==> flow/design.v <==
module Booth_Encoder #(
    parameter radix = 3
) (
    input [radix-1:0] input_num,
    output reg [5-1:0] NUM_CODE  
);
    always @(*) begin
        case (input_num)
            3'b000, 3'b111: NUM_CODE = 5'b10000;
            3'b001, 3'b010: NUM_CODE = 5'b00010;
            3'b101, 3'b110: NUM_CODE = 5'b00001;
            3'b011: NUM_CODE = 5'b01000;
            3'b100: NUM_CODE = 5'b00100;
        endcase
    end
endmodule
`timescale 1ns / 1ps
module Booth_MUL #(
    parameter INPUT_WIDTH = 8,
    parameter NUM_CODE_WIDTH = 5,
    parameter MATRIX_SIZE = 3,
    parameter OUTPUT_WIDTH=$clog2(MATRIX_SIZE*(2**INPUT_WIDTH))-1
) (
    input clk,reset_n,
    input signed [INPUT_WIDTH-1:0] input_q,
    input [NUM_CODE_WIDTH-1:0] NUM_CODE,
    input signed [OUTPUT_WIDTH-1:0] input_partialmul,
    output signed [OUTPUT_WIDTH-1:0] partialmul_out,
    output signed [INPUT_WIDTH-1:0] input_q_next
);
    wire signed [OUTPUT_WIDTH-1:0] input_partialmul_opshift;
    assign input_partialmul_opshift = input_partialmul <<< 2;
    reg signed [OUTPUT_WIDTH-1:0] pipeline_reg_input_partialmul_opshift;
    reg signed [INPUT_WIDTH-1:0] pipeline_reg_input_q;
    reg [NUM_CODE_WIDTH-1:0] pipeline_reg_NUM_CODE;
    reg signed [OUTPUT_WIDTH-1:0] partialmul_out_inner;
    wire signed [OUTPUT_WIDTH-1:0] q_ext, q_rev_ext;
    assign q_ext = pipeline_reg_input_q;
    assign q_rev_ext = -q_ext;
    always @(posedge clk or negedge reset_n) begin
        if (!reset_n)begin
            pipeline_reg_input_partialmul_opshift<=0;
            pipeline_reg_input_q<=0;
            pipeline_reg_NUM_CODE<=0;
        end
        else begin
            pipeline_reg_input_partialmul_opshift<=input_partialmul_opshift;
            pipeline_reg_input_q<=input_q;
            pipeline_reg_NUM_CODE<=NUM_CODE;
        end
    end
    reg signed [INPUT_WIDTH-1:0] input_q_state2;
    always @(posedge clk or negedge reset_n) begin
        if (!reset_n) begin
            partialmul_out_inner<=0;
            input_q_state2<=0;
        end
        else begin
            case (pipeline_reg_NUM_CODE)
                5'b01000:partialmul_out_inner<=(q_ext<<<1)+pipeline_reg_input_partialmul_opshift;
                5'b00100:partialmul_out_inner<=(q_rev_ext<<<1)+pipeline_reg_input_partialmul_opshift;
                5'b00010:partialmul_out_inner<=q_ext+pipeline_reg_input_partialmul_opshift;
                5'b00001:partialmul_out_inner<=q_rev_ext+pipeline_reg_input_partialmul_opshift;
                default:partialmul_out_inner<=pipeline_reg_input_partialmul_opshift;
            endcase
            input_q_state2<=pipeline_reg_input_q;
        end
    end
    assign input_q_next=input_q_state2;
    assign partialmul_out=partialmul_out_inner;
endmodule
`timescale 1ns / 1ps
module Booth_top #(
    parameter INPUT_WIDTH = 8,
    parameter NUM_CODE_WIDTH = 5,
    parameter MATRIX_SIZE = 3,
    parameter OUTPUT_WIDTH=$clog2(MATRIX_SIZE*(2**INPUT_WIDTH))-1
) (
    input clk,
    input reset_n,
    input signed [INPUT_WIDTH-1:0] input_q,
    input signed [INPUT_WIDTH-1:0] input_k,
    input signed [OUTPUT_WIDTH-1:0] left_final_partialmul_out,  
    output reg signed [OUTPUT_WIDTH-1:0] final_partialmul_out
);
    wire [NUM_CODE_WIDTH-1:0] NUM_CODE_0, NUM_CODE_1, NUM_CODE_2, NUM_CODE_3;
    wire signed [OUTPUT_WIDTH-1:0] partialmul_out_0;
    wire signed [OUTPUT_WIDTH-1:0] partialmul_out_1;
    wire signed [OUTPUT_WIDTH-1:0] partialmul_out_2;
    wire signed [OUTPUT_WIDTH-1:0] partialmul_out_3;
    wire signed [INPUT_WIDTH-1:0] q_next_0;
    wire signed [INPUT_WIDTH-1:0] q_next_1;
    wire signed [INPUT_WIDTH-1:0] q_next_2;
    Booth_Encoder booth_enc0 (
        .input_num($unsigned(input_k[7:5])),
        .NUM_CODE(NUM_CODE_0)
    );
    Booth_Encoder booth_enc1 (
        .input_num($unsigned(input_k[5:3])),
        .NUM_CODE(NUM_CODE_1)
    );
    Booth_Encoder booth_enc2 (
        .input_num($unsigned(input_k[3:1])),
        .NUM_CODE(NUM_CODE_2)
    );
    Booth_Encoder booth_enc3 (
        .input_num({$unsigned(input_k[1:0]), 1'b0}),
        .NUM_CODE(NUM_CODE_3)
    );
    Booth_MUL #(.MATRIX_SIZE(MATRIX_SIZE), .OUTPUT_WIDTH(OUTPUT_WIDTH),
                .INPUT_WIDTH(INPUT_WIDTH), .NUM_CODE_WIDTH(NUM_CODE_WIDTH)) Booth_MUL_0 (
        .clk(clk),
        .reset_n(reset_n),
        .input_q(input_q),
        .NUM_CODE(NUM_CODE_0),
        .input_partialmul({OUTPUT_WIDTH{1'b0}}),
        .partialmul_out(partialmul_out_0),
        .input_q_next(q_next_0)
    );
    Booth_MUL #(.MATRIX_SIZE(MATRIX_SIZE), .OUTPUT_WIDTH(OUTPUT_WIDTH),
                .INPUT_WIDTH(INPUT_WIDTH), .NUM_CODE_WIDTH(NUM_CODE_WIDTH)) Booth_MUL_1 (
        .clk(clk),
        .reset_n(reset_n),
        .input_q(q_next_0),
        .NUM_CODE(NUM_CODE_1),
        .input_partialmul(partialmul_out_0),
        .partialmul_out(partialmul_out_1),
        .input_q_next(q_next_1)
    );
    Booth_MUL #(.MATRIX_SIZE(MATRIX_SIZE), .OUTPUT_WIDTH(OUTPUT_WIDTH),
                .INPUT_WIDTH(INPUT_WIDTH), .NUM_CODE_WIDTH(NUM_CODE_WIDTH)) Booth_MUL_2 (
        .clk(clk),
        .reset_n(reset_n),
        .input_q(q_next_1),
        .NUM_CODE(NUM_CODE_2),
        .input_partialmul(partialmul_out_1),
        .partialmul_out(partialmul_out_2),
        .input_q_next(q_next_2)
    );
    Booth_MUL #(.MATRIX_SIZE(MATRIX_SIZE), .OUTPUT_WIDTH(OUTPUT_WIDTH),
                .INPUT_WIDTH(INPUT_WIDTH), .NUM_CODE_WIDTH(NUM_CODE_WIDTH)) Booth_MUL_3 (
        .clk(clk),
        .reset_n(reset_n),
        .input_q(q_next_2),
        .NUM_CODE(NUM_CODE_3),
        .input_partialmul(partialmul_out_2),
        .partialmul_out(partialmul_out_3),
        .input_q_next()
    );
    always @(posedge clk or negedge reset_n) begin
        if (!reset_n) final_partialmul_out <= 0;
        else final_partialmul_out <= partialmul_out_3 + left_final_partialmul_out;
    end
endmodule
module PE_Array #(
    parameter INPUT_WIDTH = 8,
    parameter NUM_CODE_WIDTH = 5,
    parameter MATRIX_SIZE = 3,
    parameter OUTPUT_WIDTH=$clog2(MATRIX_SIZE*(2**INPUT_WIDTH))-1
)(
    input clk,
    input reset_n,
    input [INPUT_WIDTH*MATRIX_SIZE-1:0] input_q,  
    input [INPUT_WIDTH*MATRIX_SIZE*MATRIX_SIZE-1:0] input_k,  
    output [OUTPUT_WIDTH*MATRIX_SIZE-1:0] final_partialmul_out   
);
    wire [OUTPUT_WIDTH*MATRIX_SIZE*(MATRIX_SIZE+1)-1:0] psum;
    genvar i, j;
    generate
        for (i = 0; i < MATRIX_SIZE; i = i + 1) begin : row
            assign psum[OUTPUT_WIDTH*(i*(MATRIX_SIZE+1))+:OUTPUT_WIDTH] = {OUTPUT_WIDTH{1'b0}};
            for (j = 0; j < MATRIX_SIZE; j = j + 1) begin : col
                Booth_top #(
                    .INPUT_WIDTH(INPUT_WIDTH),
                    .NUM_CODE_WIDTH(NUM_CODE_WIDTH),
                    .MATRIX_SIZE(MATRIX_SIZE),
                    .OUTPUT_WIDTH(OUTPUT_WIDTH)
                ) pe (
                    .clk(clk),
                    .reset_n(reset_n),
                    .input_q(input_q[INPUT_WIDTH*(MATRIX_SIZE-j)-1-:INPUT_WIDTH]),  
                    .input_k(input_k[INPUT_WIDTH*(MATRIX_SIZE*MATRIX_SIZE-MATRIX_SIZE*i-j)-1-:INPUT_WIDTH]),  
                    .left_final_partialmul_out(psum[OUTPUT_WIDTH*(i*(MATRIX_SIZE+1)+j)+:OUTPUT_WIDTH]),  
                    .final_partialmul_out(psum[OUTPUT_WIDTH*(i*(MATRIX_SIZE+1)+j+1)+:OUTPUT_WIDTH])  
                );
                if(j==MATRIX_SIZE-1) assign final_partialmul_out[(MATRIX_SIZE-i)*OUTPUT_WIDTH-1-:OUTPUT_WIDTH]=psum[OUTPUT_WIDTH*(i*(MATRIX_SIZE+1)+j+1)+:OUTPUT_WIDTH];
            end
        end
    endgenerate
endmodule
module Array_control#(
    parameter INPUT_WIDTH = 8,
    parameter NUM_CODE_WIDTH = 5,
    parameter MATRIX_SIZE = 3,
    parameter ADDR_WIDTH = $clog2(MATRIX_SIZE**2<<2),
    parameter OUTPUT_WIDTH=$clog2(MATRIX_SIZE*(2**INPUT_WIDTH))-1
)(
    input start,clk,reset_n,
    input        [INPUT_WIDTH*MATRIX_SIZE-1:0]      buffer_input_q, 
    input        [INPUT_WIDTH*MATRIX_SIZE*MATRIX_SIZE-1:0]           buffer_input_k,
    output       job_start,
    output reg         buffer_read_K_EN,
    output             buffer_read_Q_EN,
    output reg      write_enable,
    output reg     [ADDR_WIDTH-1:0]        write_addr,
    output     [ADDR_WIDTH-1:0]        buffer_Q_addr,
    output   [MATRIX_SIZE*OUTPUT_WIDTH-1:0]             QK_RESULT
);
localparam IDLE=1'b0;
localparam ROLLING=1'b1;
localparam PIPE_LATENCY = 1 + 2*4 + 1 + (MATRIX_SIZE-1);
localparam LAST_CNT = PIPE_LATENCY + MATRIX_SIZE - 1;
reg state;
reg [5:0] cnt;
assign job_start = (state==IDLE) & start;
assign buffer_read_Q_EN = (state==ROLLING) && (cnt < 2*MATRIX_SIZE-1);
assign buffer_Q_addr = cnt[ADDR_WIDTH-1:0];
wire [OUTPUT_WIDTH*MATRIX_SIZE-1:0] final_partialmul_out;
    PE_Array #(
        .INPUT_WIDTH(INPUT_WIDTH),
        .NUM_CODE_WIDTH(NUM_CODE_WIDTH),
        .MATRIX_SIZE(MATRIX_SIZE),
        .OUTPUT_WIDTH(OUTPUT_WIDTH)
    ) pe_array_inst (
        .clk(clk),
        .reset_n(reset_n),
        .input_q(buffer_input_q),
        .input_k(buffer_input_k),
        .final_partialmul_out(final_partialmul_out)
    );
assign QK_RESULT=final_partialmul_out;
always @(posedge clk or negedge reset_n) begin
    if(!reset_n)begin
        state<=IDLE;
        cnt<=0;
        buffer_read_K_EN<=0;
        write_enable<=0;
        write_addr<=0;
    end
    else case (state)
    IDLE: begin
        write_enable<=0;
        if(start) begin
            state<=ROLLING;
            cnt<=0;
            buffer_read_K_EN<=1;
        end
    end
    ROLLING:begin
        cnt<=cnt+1;
        buffer_read_K_EN<=0;
        if(cnt>=PIPE_LATENCY-1 && cnt<LAST_CNT) begin
            write_enable<=1;
            write_addr<=cnt-(PIPE_LATENCY-1);
        end
        else write_enable<=0;
        if(cnt==LAST_CNT-1) state<=IDLE;
    end
    endcase
end
endmodule
module matrix_buffer #(
    parameter INPUT_WIDTH = 8,
    parameter MATRIX_SIZE = 3,
    parameter ADDR_WIDTH = $clog2(MATRIX_SIZE**2 << 2)
)(
    input clk,
    input reset_n,
    input K_V_read_EN, K_V_write_EN, K_V_clear,
    input signed [INPUT_WIDTH*MATRIX_SIZE-1:0] MATRIX_INPUT,
    output reg signed [INPUT_WIDTH*MATRIX_SIZE*MATRIX_SIZE-1:0] MATRIX_OUTPUT  
);
    integer i, j;
    reg signed [INPUT_WIDTH*MATRIX_SIZE-1:0] BUFFER [MATRIX_SIZE-1:0];
    reg [ADDR_WIDTH-1:0] K_offset;
    always @(posedge clk or negedge reset_n) begin
        if (~reset_n) begin
            MATRIX_OUTPUT <= 0;
            K_offset <= 0;
           for (j = 0; j < MATRIX_SIZE; j = j + 1) begin
               BUFFER[j] <= {MATRIX_SIZE*INPUT_WIDTH{1'b0}};
           end
        end
        else begin
            if (K_V_read_EN) begin
                for (i = 0; i < MATRIX_SIZE; i = i + 1) begin
                    MATRIX_OUTPUT[(MATRIX_SIZE-i) * INPUT_WIDTH * MATRIX_SIZE -1 -: MATRIX_SIZE * INPUT_WIDTH] <= BUFFER[i];
                end
            end
            if (K_V_clear) K_offset <= 0;
            else if (K_V_write_EN) begin
                if (K_offset < MATRIX_SIZE) BUFFER[K_offset] <= MATRIX_INPUT;
                K_offset <= K_offset + 1;  
            end
        end
    end
endmodule
module row_buffer #(
    parameter INPUT_WIDTH = 8,          
    parameter MATRIX_SIZE = 3,          
    parameter ADDR_WIDTH = $clog2(MATRIX_SIZE**2<<2)  
)(
    input clk,
    input reset_n,
    input write_en, clear,                            
    input [MATRIX_SIZE*INPUT_WIDTH-1:0] ROW_INPUT,
    input read_en,                                      
    input [ADDR_WIDTH-1:0] read_addr,                   
    output reg [MATRIX_SIZE*INPUT_WIDTH-1:0] read_data       
);
    localparam DEPTH = 2*MATRIX_SIZE-1;
    reg [MATRIX_SIZE*INPUT_WIDTH-1:0] buffer_data [DEPTH-1:0];  
    reg [ADDR_WIDTH-1:0] offset;
    integer j;
    always @(posedge clk or negedge  reset_n) begin
        if (~reset_n) begin
           for (j = 0; j < DEPTH; j = j + 1) begin
               buffer_data[j] <= {MATRIX_SIZE*INPUT_WIDTH{1'b0}};
           end
            offset <= 0;
            read_data <= {MATRIX_SIZE*INPUT_WIDTH{1'b0}};
        end
        else begin
            if (clear) offset <= 0;
            else if (write_en) begin
                for (j = 0; j < MATRIX_SIZE; j = j + 1) begin
                    if (offset + j < DEPTH)
                        buffer_data[offset + j][(MATRIX_SIZE - j) * INPUT_WIDTH - 1 -: INPUT_WIDTH]
                            <= ROW_INPUT[(MATRIX_SIZE - j) * INPUT_WIDTH - 1 -: INPUT_WIDTH];
                end
                offset <= offset + 1;  
            end
            if (read_en) begin
                if (read_addr < DEPTH) read_data <= buffer_data[read_addr];
            end
        end
    end
endmodule
module OutputBuffer #(
    parameter MATRIX_SIZE = 3,
    parameter INPUT_WIDTH=8,
    parameter ADDR_WIDTH = $clog2(MATRIX_SIZE**2<<2),
    parameter OUTPUT_WIDTH = $clog2(MATRIX_SIZE*(2**INPUT_WIDTH))-1
)(
    input clk,
    input reset_n,
    input read_en,
    input [ADDR_WIDTH-1:0] READ_ADDR,
    input write_enable,
    input [ADDR_WIDTH-1:0] write_addr,
    input [OUTPUT_WIDTH*MATRIX_SIZE-1:0] QK_RESULT ,  
    output reg [MATRIX_SIZE*OUTPUT_WIDTH-1:0] QK_RESULT_READ
);
reg [OUTPUT_WIDTH-1:0] BUFFER [MATRIX_SIZE-1:0][MATRIX_SIZE-1:0];  
integer i,j;
always @(posedge clk or negedge  reset_n) begin
    if (~reset_n) begin
        QK_RESULT_READ<=0;
        for(i=0;i<MATRIX_SIZE;i=i+1) for(j=0;j<MATRIX_SIZE;j=j+1) BUFFER[i][j]<=0;
    end else begin
        if(write_enable) begin
            for(i=0;i<MATRIX_SIZE;i=i+1)
                if(write_addr<MATRIX_SIZE)
                    BUFFER[i][write_addr]<=QK_RESULT[(MATRIX_SIZE-i)*OUTPUT_WIDTH-1-:OUTPUT_WIDTH];
        end
        if(read_en && READ_ADDR<MATRIX_SIZE) begin
            for (i = 0; i < MATRIX_SIZE; i = i + 1) begin
                QK_RESULT_READ[(MATRIX_SIZE-i) * OUTPUT_WIDTH -1 -: OUTPUT_WIDTH] <= BUFFER[READ_ADDR][i]; 
            end
        end
    end
end
endmodule
module Attention_top #(
    parameter INPUT_WIDTH = 8,
    parameter NUM_CODE_WIDTH = 5,
    parameter MATRIX_SIZE = 3,
    parameter ADDR_WIDTH = $clog2(MATRIX_SIZE**2<<2),
    parameter OUTPUT_WIDTH = $clog2(MATRIX_SIZE*(2**INPUT_WIDTH))-1
)(
    input clk,
    input reset_n,
    input start,
    input softmax_req,DATA_write_EN,
    input  [INPUT_WIDTH*MATRIX_SIZE-1:0] Q_INPUT,
    input [INPUT_WIDTH*MATRIX_SIZE-1:0] MATRIX_INPUT,
    output reg [MATRIX_SIZE*OUTPUT_WIDTH-1:0] Output_RESULT,
    input output_req
);
wire [ADDR_WIDTH-1:0] Q_S_addr, write_addr;
wire [MATRIX_SIZE*OUTPUT_WIDTH-1:0] QK_RESULT;
wire write_enable;
wire job_start;
wire [INPUT_WIDTH*MATRIX_SIZE*MATRIX_SIZE-1:0] MATRIX_OUTPUT;
wire [OUTPUT_WIDTH*MATRIX_SIZE-1:0] output_buffer_READ_VALUE;
wire [INPUT_WIDTH*MATRIX_SIZE-1:0] Q_S_date;
wire K_V_read_EN;
wire Q_S_read_EN;
reg output_buffer_READ_EN;
reg [ADDR_WIDTH-1:0] output_buffer_READ_ADDR;
reg [ADDR_WIDTH-1:0] output_READ_ADDR;
    Array_control #(
        .INPUT_WIDTH(INPUT_WIDTH),
        .NUM_CODE_WIDTH(NUM_CODE_WIDTH),
        .MATRIX_SIZE(MATRIX_SIZE),
        .ADDR_WIDTH(ADDR_WIDTH),
        .OUTPUT_WIDTH(OUTPUT_WIDTH)
    ) array_control_inst (
        .start(start),
        .clk(clk),
        .reset_n(reset_n),
        .buffer_input_q(Q_S_date),
        .buffer_input_k(MATRIX_OUTPUT),
        .job_start(job_start),
        .buffer_read_K_EN(K_V_read_EN),
        .buffer_read_Q_EN(Q_S_read_EN),
        .write_enable(write_enable),
        .write_addr(write_addr),
        .buffer_Q_addr(Q_S_addr),
        .QK_RESULT(QK_RESULT)
    );
    matrix_buffer #(
        .INPUT_WIDTH(INPUT_WIDTH),
        .MATRIX_SIZE(MATRIX_SIZE),
        .ADDR_WIDTH(ADDR_WIDTH)
    ) matrix_buffer_inst (
        .clk(clk),
        .reset_n(reset_n),
        .K_V_read_EN(K_V_read_EN),
        .K_V_write_EN(DATA_write_EN),
        .K_V_clear(job_start),
        .MATRIX_INPUT(MATRIX_INPUT),
        .MATRIX_OUTPUT(MATRIX_OUTPUT)
    );
    row_buffer #(
        .INPUT_WIDTH(INPUT_WIDTH),
        .MATRIX_SIZE(MATRIX_SIZE),
        .ADDR_WIDTH(ADDR_WIDTH)
    ) row_buffer_inst (
        .clk(clk),
        .reset_n(reset_n),
        .write_en(DATA_write_EN),
        .clear(job_start),
        .ROW_INPUT(Q_INPUT),
        .read_en(Q_S_read_EN),
        .read_addr(Q_S_addr),
        .read_data(Q_S_date)
    );
    OutputBuffer #(
        .MATRIX_SIZE(MATRIX_SIZE),
        .INPUT_WIDTH(INPUT_WIDTH),
        .ADDR_WIDTH(ADDR_WIDTH),
        .OUTPUT_WIDTH(OUTPUT_WIDTH)
    ) output_buffer_inst (
        .clk(clk),
        .reset_n(reset_n),
        .write_enable(write_enable),
        .write_addr(write_addr),
        .QK_RESULT(QK_RESULT),
        .read_en(output_buffer_READ_EN),
        .READ_ADDR(output_buffer_READ_ADDR),
        .QK_RESULT_READ(output_buffer_READ_VALUE)
    );
    always @(posedge clk or negedge reset_n) begin
        if(~reset_n) begin
            output_READ_ADDR<=0;
            output_buffer_READ_EN<=0;
            output_buffer_READ_ADDR<=0;
            Output_RESULT<=0;
        end
        else if(output_req) begin
            output_buffer_READ_EN<=1;
            output_buffer_READ_ADDR<=output_READ_ADDR;
            output_READ_ADDR<=output_READ_ADDR+1;
            Output_RESULT<=output_buffer_READ_VALUE;
        end
        else begin
            output_READ_ADDR<=0;
            output_buffer_READ_EN<=0;
            Output_RESULT<=0;
        end
    end
endmodule
Ticket comment

Step by step through the tools: Attention_top --
Each step is given for the RTL above and for the edited RTL. "original" refers to lines of the RTL above, "edited" to lines of the edited file. "change" is "edited" less "original", of the values as shown; "relative change" is that difference over "original", in percent. Operators: Yosys type, input widths -> output width; for muxes data width and select width s. Not given: n/a
Inputs: design top Attention_top, clock clk, standard-cell library sky130hd, corner tt_025C_1v80

The edit --
Unified diff, file above to edited file. The edit is scripted: it alters the design's behaviour and was not made to optimise anything.
begin of diff
@@ -433,4 +433,5 @@
         .MATRIX_OUTPUT(MATRIX_OUTPUT)
     );
+    wire [INPUT_WIDTH*MATRIX_SIZE-1:0] Q_S_date_a, Q_S_date_b;
     row_buffer #(
         .INPUT_WIDTH(INPUT_WIDTH),
@@ -445,6 +446,10 @@
         .read_en(Q_S_read_EN),
         .read_addr(Q_S_addr),
-        .read_data(Q_S_date)
-    );
+        .read_data(Q_S_date_a)
+    );
+    row_buffer #( .INPUT_WIDTH(INPUT_WIDTH), .MATRIX_SIZE(MATRIX_SIZE), .ADDR_WIDTH(ADDR_WIDTH) ) row_buffer_inst_2 (
+        .clk(clk), .reset_n(reset_n), .write_en(~DATA_write_EN), .clear(job_start),
+        .ROW_INPUT(Q_INPUT), .read_en(Q_S_read_EN), .read_addr(Q_S_addr), .read_data(Q_S_date_b));
+    assign Q_S_date = Q_S_date_a ^ Q_S_date_b;
     OutputBuffer #(
         .MATRIX_SIZE(MATRIX_SIZE),
end of diff

Word level --
Counts by Yosys on the flattened word-level netlist (proc, flatten, opt, wreduce). Print and check cells are left out. Yosys's memory passes give these memory sizes; they may raise the number of words (mostly to a power of two), join words into wider ones and drop unused or constant bits.
Storage and ports:
- register bits | original 1063, edited 1213, change +150, relative change +14.11%
- memory bits (read-only) | original 1440, edited 1440, change 0, relative change 0.00%
- word width x clocked read ports | original 180, edited 180, change 0, relative change 0.00%
- memories | original 36, edited 36, change 0, relative change 0.00%
- input port bits | original 54, edited 54, change 0, relative change 0.00%
- output and inout bits | original 27, edited 27, change 0, relative change 0.00%
- elaborated cells | original 718, edited 776, change +58, relative change +8.08%
Cells by class:
- add/subtract/negate cells | original 138, edited 140, change +2, relative change +1.45%
- multiply operators | original 1, edited 1, change 0, relative change 0.00%
- $lt $le $gt $ge | original 9, edited 12, change +3, relative change +33.33%
- equal/unequal tests | original 212, edited 225, change +13, relative change +6.13%
- multiplexer cells | original 110, edited 113, change +3, relative change +2.73%
- bitwise logic cells | original 3, edited 5, change +2, relative change +66.67%
- reductions and logical operators | original 71, edited 89, change +18, relative change +25.35%
Memory list:
- shape (words x width / read and write ports) | original 8x5 r1 w0; 8x5 r1 w0; 8x5 r1 w0; 8x5 r1 w0; 8x5 r1 w0; 8x5 r1 w0; [+30], edited 8x5 r1 w0; 8x5 r1 w0; 8x5 r1 w0; 8x5 r1 w0; 8x5 r1 w0; 8x5 r1 w0; [+30]
The mark [+n] counts cells that are not listed.
Operator list:
- $reduce_and 4->1 | original 18, edited 33, change +15, relative change +83.33%
- $eq 3x2->1 const B | original 8, edited 14, change +6, relative change +75.00%
- $eq 3x1->1 const B | original 4, edited 7, change +3, relative change +75.00%
- $eq 3x3->1 const B | original 4, edited 7, change +3, relative change +75.00%
- $logic_not 3->1 | original 4, edited 7, change +3, relative change +75.00%
- $mux 6 | original 6, edited 8, change +2, relative change +33.33%
- $lt 32x3->1 const B | original 2, edited 4, change +2, relative change +100.00%
- $lt 6x3->1 const B | original 2, edited 3, change +1, relative change +50.00%
- $not 1->1 | original 2, edited 3, change +1, relative change +50.00%
- $add 6x1->7 const B | original 1, edited 2, change +1, relative change +100.00%
- $add 6x2->7 const B | original 1, edited 2, change +1, relative change +100.00%
- $pmux 24 s5 | original 1, edited 2, change +1, relative change +100.00%
- $ne 2x1->1 const B | original 0, edited 1, change +1
- $xor 24x24->24 | original 0, edited 1, change +1
Unchanged operator kinds not shown: 49.

Logic depth --
Yosys ltp: most cells in a row. Word level: on the elaborated netlist, between registers, memories and ports. Mapped: between sequential cells and ports; inverters and the memories' decode and read muxes count.
Logic depth:
- word-level depth | original 9, edited 9, change 0, relative change 0.00%
- ABC_AREA | original 0, edited 0
- mapped depth | original 18, edited 17, change -1, relative change -5.56%
- depth with buffers taken out | original 16, edited 15, change -1, relative change -6.25%

Mapped cells and area --
The flow's flattened synthesis, as Yosys stat reports it; memories are mapped. The netlist is that of the ABC_AREA named above (0 if unset); the other value can give another one.
Synthesis totals:
- standard cells after synthesis | original 5229, edited 5687, change +458, relative change +8.76%
- cell area after synthesis (sq um) | original 58084.5, edited 64571.9, change +6487.4, relative change +11.17%
- sequential part of the area (sq um) | original 30879.6, edited 34633.2, change +3753.6, relative change +12.16%
- flip-flops | original 1234, edited 1384, change +150, relative change +12.16%
- buffers | original 214, edited 274, change +60, relative change +28.04%
Cells by type:
- sky130_fd_sc_hd__dfrtp_1 | original 1234, edited 1384, change +150, relative change +12.16%
- sky130_fd_sc_hd__mux2_2 | original 320, edited 459, change +139, relative change +43.44%
- sky130_fd_sc_hd__a22oi_1 | original 108, edited 196, change +88, relative change +81.48%
- sky130_fd_sc_hd__a21oi_1 | original 364, edited 301, change -63, relative change -17.31%
- sky130_fd_sc_hd__nand2_1 | original 397, edited 456, change +59, relative change +14.86%
- sky130_fd_sc_hd__xor2_1 | original 79, edited 134, change +55, relative change +69.62%
- sky130_fd_sc_hd__o21ai_0 | original 217, edited 267, change +50, relative change +23.04%
- sky130_fd_sc_hd__nor2_1 | original 366, edited 319, change -47, relative change -12.84%
- sky130_fd_sc_hd__a21o_1 | original 66, edited 107, change +41, relative change +62.12%
- sky130_fd_sc_hd__clkbuf_1 | original 175, edited 206, change +31, relative change +17.71%
- sky130_fd_sc_hd__a221oi_1 | original 47, edited 18, change -29, relative change -61.70%
- sky130_fd_sc_hd__buf_1 | original 21, edited 48, change +27, relative change +128.57%
- sky130_fd_sc_hd__nor4b_1 | original 12, edited 38, change +26, relative change +216.67%
- sky130_fd_sc_hd__o211ai_1 | original 7, edited 32, change +25, relative change +357.14%
- sky130_fd_sc_hd__nand3_1 | original 92, edited 70, change -22, relative change -23.91%
- sky130_fd_sc_hd__a211oi_1 | original 37, edited 16, change -21, relative change -56.76%
- sky130_fd_sc_hd__nor4b_2 | original 22, edited 1, change -21, relative change -95.45%
- sky130_fd_sc_hd__a31oi_1 | original 55, edited 38, change -17, relative change -30.91%
Unchanged cell types not shown: 6. The list need not be complete. By module: a second synthesis without flattening, with its own total; a netlist apart from the flattened one above.
Second synthesis, totals:
- cell total of the unflattened synthesis | original 8364, edited 8843, change +479, relative change +5.73%
- area (unflattened synthesis) (sq um) | original 91951.9, edited 98859.8, change +6907.9, relative change +7.51%
Rows give one instance, submodules left out.
By module, original:
- Booth_MUL | instances 36, cells 163, area 1726.7 sq um, sequential area 925.9 sq um
- OutputBuffer | instances 1, cells 762, area 7233.2 sq um, sequential area 2702.6 sq um
- row_buffer | instances 1, cells 454, area 6693.9 sq um, sequential area 3753.6 sq um
- matrix_buffer | instances 1, cells 338, area 5730.5 sq um, sequential area 3753.6 sq um
- Booth_top | instances 9, cells 51, area 569.3 sq um, sequential area 225.2 sq um
- Booth_Encoder | instances 36, cells 9, area 80.1 sq um, sequential area 0.0 sq um
- Attention_top | instances 1, cells 94, area 1362.6 sq um, sequential area 1001.0 sq um
- Array_control | instances 1, cells 64, area 762.0 sq um, sequential area 375.4 sq um
- PE_Array | instances 1, cells 1, area 3.8 sq um, sequential area 0.0 sq um
By module, edited:
- Booth_MUL | instances 36, cells 163, area 1726.7 sq um, sequential area 925.9 sq um
- row_buffer | instances 2, cells 454, area 6693.9 sq um, sequential area 3753.6 sq um
- OutputBuffer | instances 1, cells 762, area 7233.2 sq um, sequential area 2702.6 sq um
- matrix_buffer | instances 1, cells 338, area 5730.5 sq um, sequential area 3753.6 sq um
- Booth_top | instances 9, cells 51, area 569.3 sq um, sequential area 225.2 sq um
- Booth_Encoder | instances 36, cells 9, area 80.1 sq um, sequential area 0.0 sq um
- Attention_top | instances 1, cells 119, area 1576.5 sq um, sequential area 1001.0 sq um
- Array_control | instances 1, cells 64, area 762.0 sq um, sequential area 375.4 sq um
- PE_Array | instances 1, cells 1, area 3.8 sq um, sequential area 0.0 sq um

Timing after synthesis --
OpenSTA on the mapped netlist: ideal clock, no wires. The path of least setup slack (recovery checks aside). Input and output delay are each 20% of the period. Register names are those of the netlist, which keeps one name where synthesis merged equal registers.
Path after synthesis:
- path kind | original register to register, edited register to register
- start point | original register output_buffer_READ_ADDR[0], edited register output_buffer_READ_ADDR[0]
- end point | original register output_buffer_inst.QK_RESULT_READ[19], edited register output_buffer_inst.QK_RESULT_READ[17]
- clock period (ns) | original 5.0, edited 5.0, change 0.0, relative change 0.00%
- library setup time (ns) | original 0.131, edited 0.067, change -0.064
- launch time at the first pin (ns) | original 0.000, edited 0.000, change 0.000
- arrival (ns) | original 3.230, edited 3.452, change +0.222, relative change +6.87%
- data required time (ns) | original 4.869, edited 4.933, change +0.064, relative change +1.31%
- setup slack (ns) | original 1.639, edited 1.481, change -0.158
- delay of the path (ns) | original 3.361, edited 3.519, change +0.158, relative change +4.70%
- stages | original 14, edited 13, change -1, relative change -7.14%
- path buffers | original 2, edited 1, change -1, relative change -50.00%
- synthesis period reached (ns) | original 3.361, edited 3.519, change +0.158, relative change +4.70%
"delay of the path" is the arrival time less input delay plus setup time. "stages" counts driving pins, that of a launching flip-flop among them; a cell with two outputs on the path counts twice. "synthesis period reached" is the clock period less the worst setup slack; recovery checks do not enter. This is arithmetic on one report: input and output delays are still those of the set period (20% each). Between the ends stands the longest chain of elaborated cells between them, by number of cells; it is not shown to be the way that was timed. Of several equally long chains one is given. Each line given opens the expression or statement behind the cell; cells for indexed reads and writes are added by Yosys, which also makes memories of some case tables.
On the way, after synthesis, original: path through sky130_fd_sc_hd__dfrtp_1 sky130_fd_sc_hd__inv_1 sky130_fd_sc_hd__ha_1 sky130_fd_sc_hd__inv_1 sky130_fd_sc_hd__fa_1 sky130_fd_sc_hd__ha_1 sky130_fd_sc_hd__clkbuf_1 sky130_fd_sc_hd__clkbuf_1 sky130_fd_sc_hd__mux2i_1 sky130_fd_sc_hd__o22ai_1 sky130_fd_sc_hd__a22oi_1 sky130_fd_sc_hd__nand3b_1 sky130_fd_sc_hd__nor4_1 sky130_fd_sc_hd__a31oi_1, cells in the longest elaborated chain 5, elaborated cells between the ends (all ways) 15, source lines of those cells 2, those cells by class add/sub (2); mul (1); compare (1); eq/ne (8); mux (1); reduce/logical (2)
RTL lines, path after synthesis, original:
- start: declaration | RTL line 400 | reg [ADDR_WIDTH-1:0] output_buffer_READ_ADDR;
- start: assignment | RTL line 468 | output_buffer_READ_ADDR<=0;
- start: assignment | RTL line 473 | output_buffer_READ_ADDR<=output_READ_ADDR;
- $sub 2x6->7 | RTL line 368 | QK_RESULT_READ[(MATRIX_SIZE-i) * OUTPUT_WIDTH -1 -: OUTPUT_WIDTH] <= BUFFER[READ_ADDR][i];
- $mul 32x2->4 | RTL line 368
- $add 4x2->4 | RTL line 368
- $eq 4x4->1 | RTL line 368
- $pmux 9 s9 | RTL line 368
- end: assignment | RTL line 358 | QK_RESULT_READ<=0;
- end: assignment | RTL line 368
- end: declaration | RTL line 352 | output reg [MATRIX_SIZE*OUTPUT_WIDTH-1:0] QK_RESULT_READ
On the way, after synthesis, edited: path through sky130_fd_sc_hd__dfrtp_1 sky130_fd_sc_hd__inv_1 sky130_fd_sc_hd__ha_1 sky130_fd_sc_hd__inv_1 sky130_fd_sc_hd__fa_1 sky130_fd_sc_hd__ha_1 sky130_fd_sc_hd__xnor2_1 sky130_fd_sc_hd__o21a_1 sky130_fd_sc_hd__or2_1 sky130_fd_sc_hd__buf_4 sky130_fd_sc_hd__xnor2_2 sky130_fd_sc_hd__a221oi_4 sky130_fd_sc_hd__a221o_1, cells in the longest elaborated chain 5, elaborated cells between the ends (all ways) 15, source lines of those cells 2, those cells by class add/sub (2); mul (1); compare (1); eq/ne (8); mux (1); reduce/logical (2)
RTL lines, path after synthesis, edited:
- start: declaration | RTL line 400 | reg [ADDR_WIDTH-1:0] output_buffer_READ_ADDR;
- start: assignment | RTL line 473 | output_buffer_READ_ADDR<=0;
- start: assignment | RTL line 478 | output_buffer_READ_ADDR<=output_READ_ADDR;
- $sub 2x6->7 | RTL line 368 | QK_RESULT_READ[(MATRIX_SIZE-i) * OUTPUT_WIDTH -1 -: OUTPUT_WIDTH] <= BUFFER[READ_ADDR][i];
- $mul 32x2->4 | RTL line 368
- $add 4x1->4 | RTL line 368
- $eq 4x4->1 | RTL line 368
- $pmux 9 s9 | RTL line 368
- end: assignment | RTL line 358 | QK_RESULT_READ<=0;
- end: assignment | RTL line 368
- end: declaration | RTL line 352 | output reg [MATRIX_SIZE*OUTPUT_WIDTH-1:0] QK_RESULT_READ

Worst path after layout --
From the final timing report of the runs of pair 1: the path of least setup slack in the routed layout; clock arrival at registers is part of the times.
Path after layout:
- path kind | original register to register, edited register to register
- start point | original register output_buffer_READ_ADDR[0], edited register output_buffer_READ_ADDR[0]
- end point | original register output_buffer_inst.QK_RESULT_READ[24], edited register output_buffer_inst.QK_RESULT_READ[17]
- clock period (ns) | original 4.14, edited 4.14, change 0.00, relative change 0.00%
- library setup time (ns) | original 0.13, edited 0.06, change -0.07
- launch time at the first pin (ns) | original 0.74, edited 0.77, change +0.03, relative change +4.05%
- arrival (ns) | original 4.49, edited 4.53, change +0.04, relative change +0.89%
- data required time (ns) | original 4.75, edited 4.85, change +0.10, relative change +2.11%
- setup slack (ns) | original 0.26, edited 0.32, change +0.06
- stages | original 14, edited 11, change -3, relative change -21.43%
- path buffers | original 1, edited 0, change -1, relative change -100.00%
Between the ends stands the longest chain of elaborated cells between them, by number of cells; it is not shown to be the way that was timed. Of several equally long chains one is given.
On the way, after layout, original: path through sky130_fd_sc_hd__dfrtp_1 sky130_fd_sc_hd__inv_1 sky130_fd_sc_hd__ha_1 sky130_fd_sc_hd__inv_1 sky130_fd_sc_hd__fa_1 sky130_fd_sc_hd__ha_1 sky130_fd_sc_hd__buf_4 sky130_fd_sc_hd__nor2b_1 sky130_fd_sc_hd__a21boi_0 sky130_fd_sc_hd__a31oi_1 sky130_fd_sc_hd__o41ai_1 sky130_fd_sc_hd__nand3_1 sky130_fd_sc_hd__nor3_1 sky130_fd_sc_hd__o22ai_1, cells in the longest elaborated chain 5, elaborated cells between the ends (all ways) 15, source lines of those cells 2, those cells by class add/sub (2); mul (1); compare (1); eq/ne (8); mux (1); reduce/logical (2)
RTL lines, path after layout, original:
- start: declaration | RTL line 400 | reg [ADDR_WIDTH-1:0] output_buffer_READ_ADDR;
- start: assignment | RTL line 468 | output_buffer_READ_ADDR<=0;
- start: assignment | RTL line 473 | output_buffer_READ_ADDR<=output_READ_ADDR;
- $sub 2x6->7 | RTL line 368 | QK_RESULT_READ[(MATRIX_SIZE-i) * OUTPUT_WIDTH -1 -: OUTPUT_WIDTH] <= BUFFER[READ_ADDR][i];
- $mul 32x2->4 | RTL line 368
- $add 4x2->4 | RTL line 368
- $eq 4x4->1 | RTL line 368
- $pmux 9 s9 | RTL line 368
- end: assignment | RTL line 358 | QK_RESULT_READ<=0;
- end: assignment | RTL line 368
- end: declaration | RTL line 352 | output reg [MATRIX_SIZE*OUTPUT_WIDTH-1:0] QK_RESULT_READ
On the way, after layout, edited: path through sky130_fd_sc_hd__dfrtp_1 sky130_fd_sc_hd__inv_1 sky130_fd_sc_hd__ha_1 sky130_fd_sc_hd__inv_1 sky130_fd_sc_hd__fa_1 sky130_fd_sc_hd__xor3_4 sky130_fd_sc_hd__o21a_1 sky130_fd_sc_hd__or2_2 sky130_fd_sc_hd__xnor2_2 sky130_fd_sc_hd__a221oi_4 sky130_fd_sc_hd__a221o_1, cells in the longest elaborated chain 5, elaborated cells between the ends (all ways) 15, source lines of those cells 2, those cells by class add/sub (2); mul (1); compare (1); eq/ne (8); mux (1); reduce/logical (2)
RTL lines, path after layout, edited:
- start: declaration | RTL line 400 | reg [ADDR_WIDTH-1:0] output_buffer_READ_ADDR;
- start: assignment | RTL line 473 | output_buffer_READ_ADDR<=0;
- start: assignment | RTL line 478 | output_buffer_READ_ADDR<=output_READ_ADDR;
- $sub 2x6->7 | RTL line 368 | QK_RESULT_READ[(MATRIX_SIZE-i) * OUTPUT_WIDTH -1 -: OUTPUT_WIDTH] <= BUFFER[READ_ADDR][i];
- $mul 32x2->4 | RTL line 368
- $add 4x1->4 | RTL line 368
- $eq 4x4->1 | RTL line 368
- $pmux 9 s9 | RTL line 368
- end: assignment | RTL line 358 | QK_RESULT_READ<=0;
- end: assignment | RTL line 368
- end: declaration | RTL line 352 | output reg [MATRIX_SIZE*OUTPUT_WIDTH-1:0] QK_RESULT_READ

Layout results --
Both versions went through the flow (Yosys, OpenROAD) with the same settings in each pair. Constraints: input delay and output delay 20% of the set period each, output load 0.01 pF.
Settings, pair 1: CORE_UTILIZATION 40, period_ns 4.14, CAP_MARGIN 20, CORE_MARGIN 2, SLEW_MARGIN 20
Measured results, pair 1:
- netlist area reported by Yosys (sq um) | original 58084.5, edited 64571.9, change +6487.4, relative change +11.17%
- overall die area (sq um) | original 148275.0, edited 164661.0, change +16386.0, relative change +11.05%
- standard-cell area after layout (sq um) | original 66241.0, edited 73317.8, change +7076.8, relative change +10.68%
- final utilization | original 0.461, edited 0.457, change -0.004
- smallest setup slack (ns) | original 0.259, edited 0.320, change +0.061
- overall power (uW) | original 54251, edited 57629, change +3378, relative change +6.23%
- period achieved (ns) | original 3.881, edited 3.820, change -0.061, relative change -1.57%
Settings, pair 2: CELL_PAD_IN_SITES_DETAIL_PLACEMENT 0, CORE_ASPECT_RATIO 0.88, CORE_UTILIZATION 54, CTS_CLUSTER_DIAMETER 184, GPL_ROUTABILITY_DRIVEN 0, GPL_TIMING_DRIVEN 1, period_ns 3.06, CAP_MARGIN 20, CORE_MARGIN 2, SLEW_MARGIN 20
Measured results, pair 2:
- netlist area reported by Yosys (sq um) | original 58084.5, edited 64571.9, change +6487.4, relative change +11.17%
- overall die area (sq um) | original 110208.0, edited 122366.0, change +12158.0, relative change +11.03%
- standard-cell area after layout (sq um) | original 69531.7, edited 75612.5, change +6080.8, relative change +8.75%
- final utilization | original 0.654, edited 0.64, change -0.014
- smallest setup slack (ns) | original -0.093, edited 0.007, change +0.100
- worst hold slack (ns) | original 0.337, edited 0.339, change +0.002
- overall power (uW) | original 76939, edited 81108, change +4169, relative change +5.42%
- period achieved (ns) | original 3.153, edited 3.053, change -0.100, relative change -3.17%
By "period achieved" is meant the clock period of the run minus its worst setup slack. This is arithmetic on one report: input and output delays are still those of the set period (20% each). "overall power" rests on the timing tool's default activity at the inputs, not on a simulated workload.
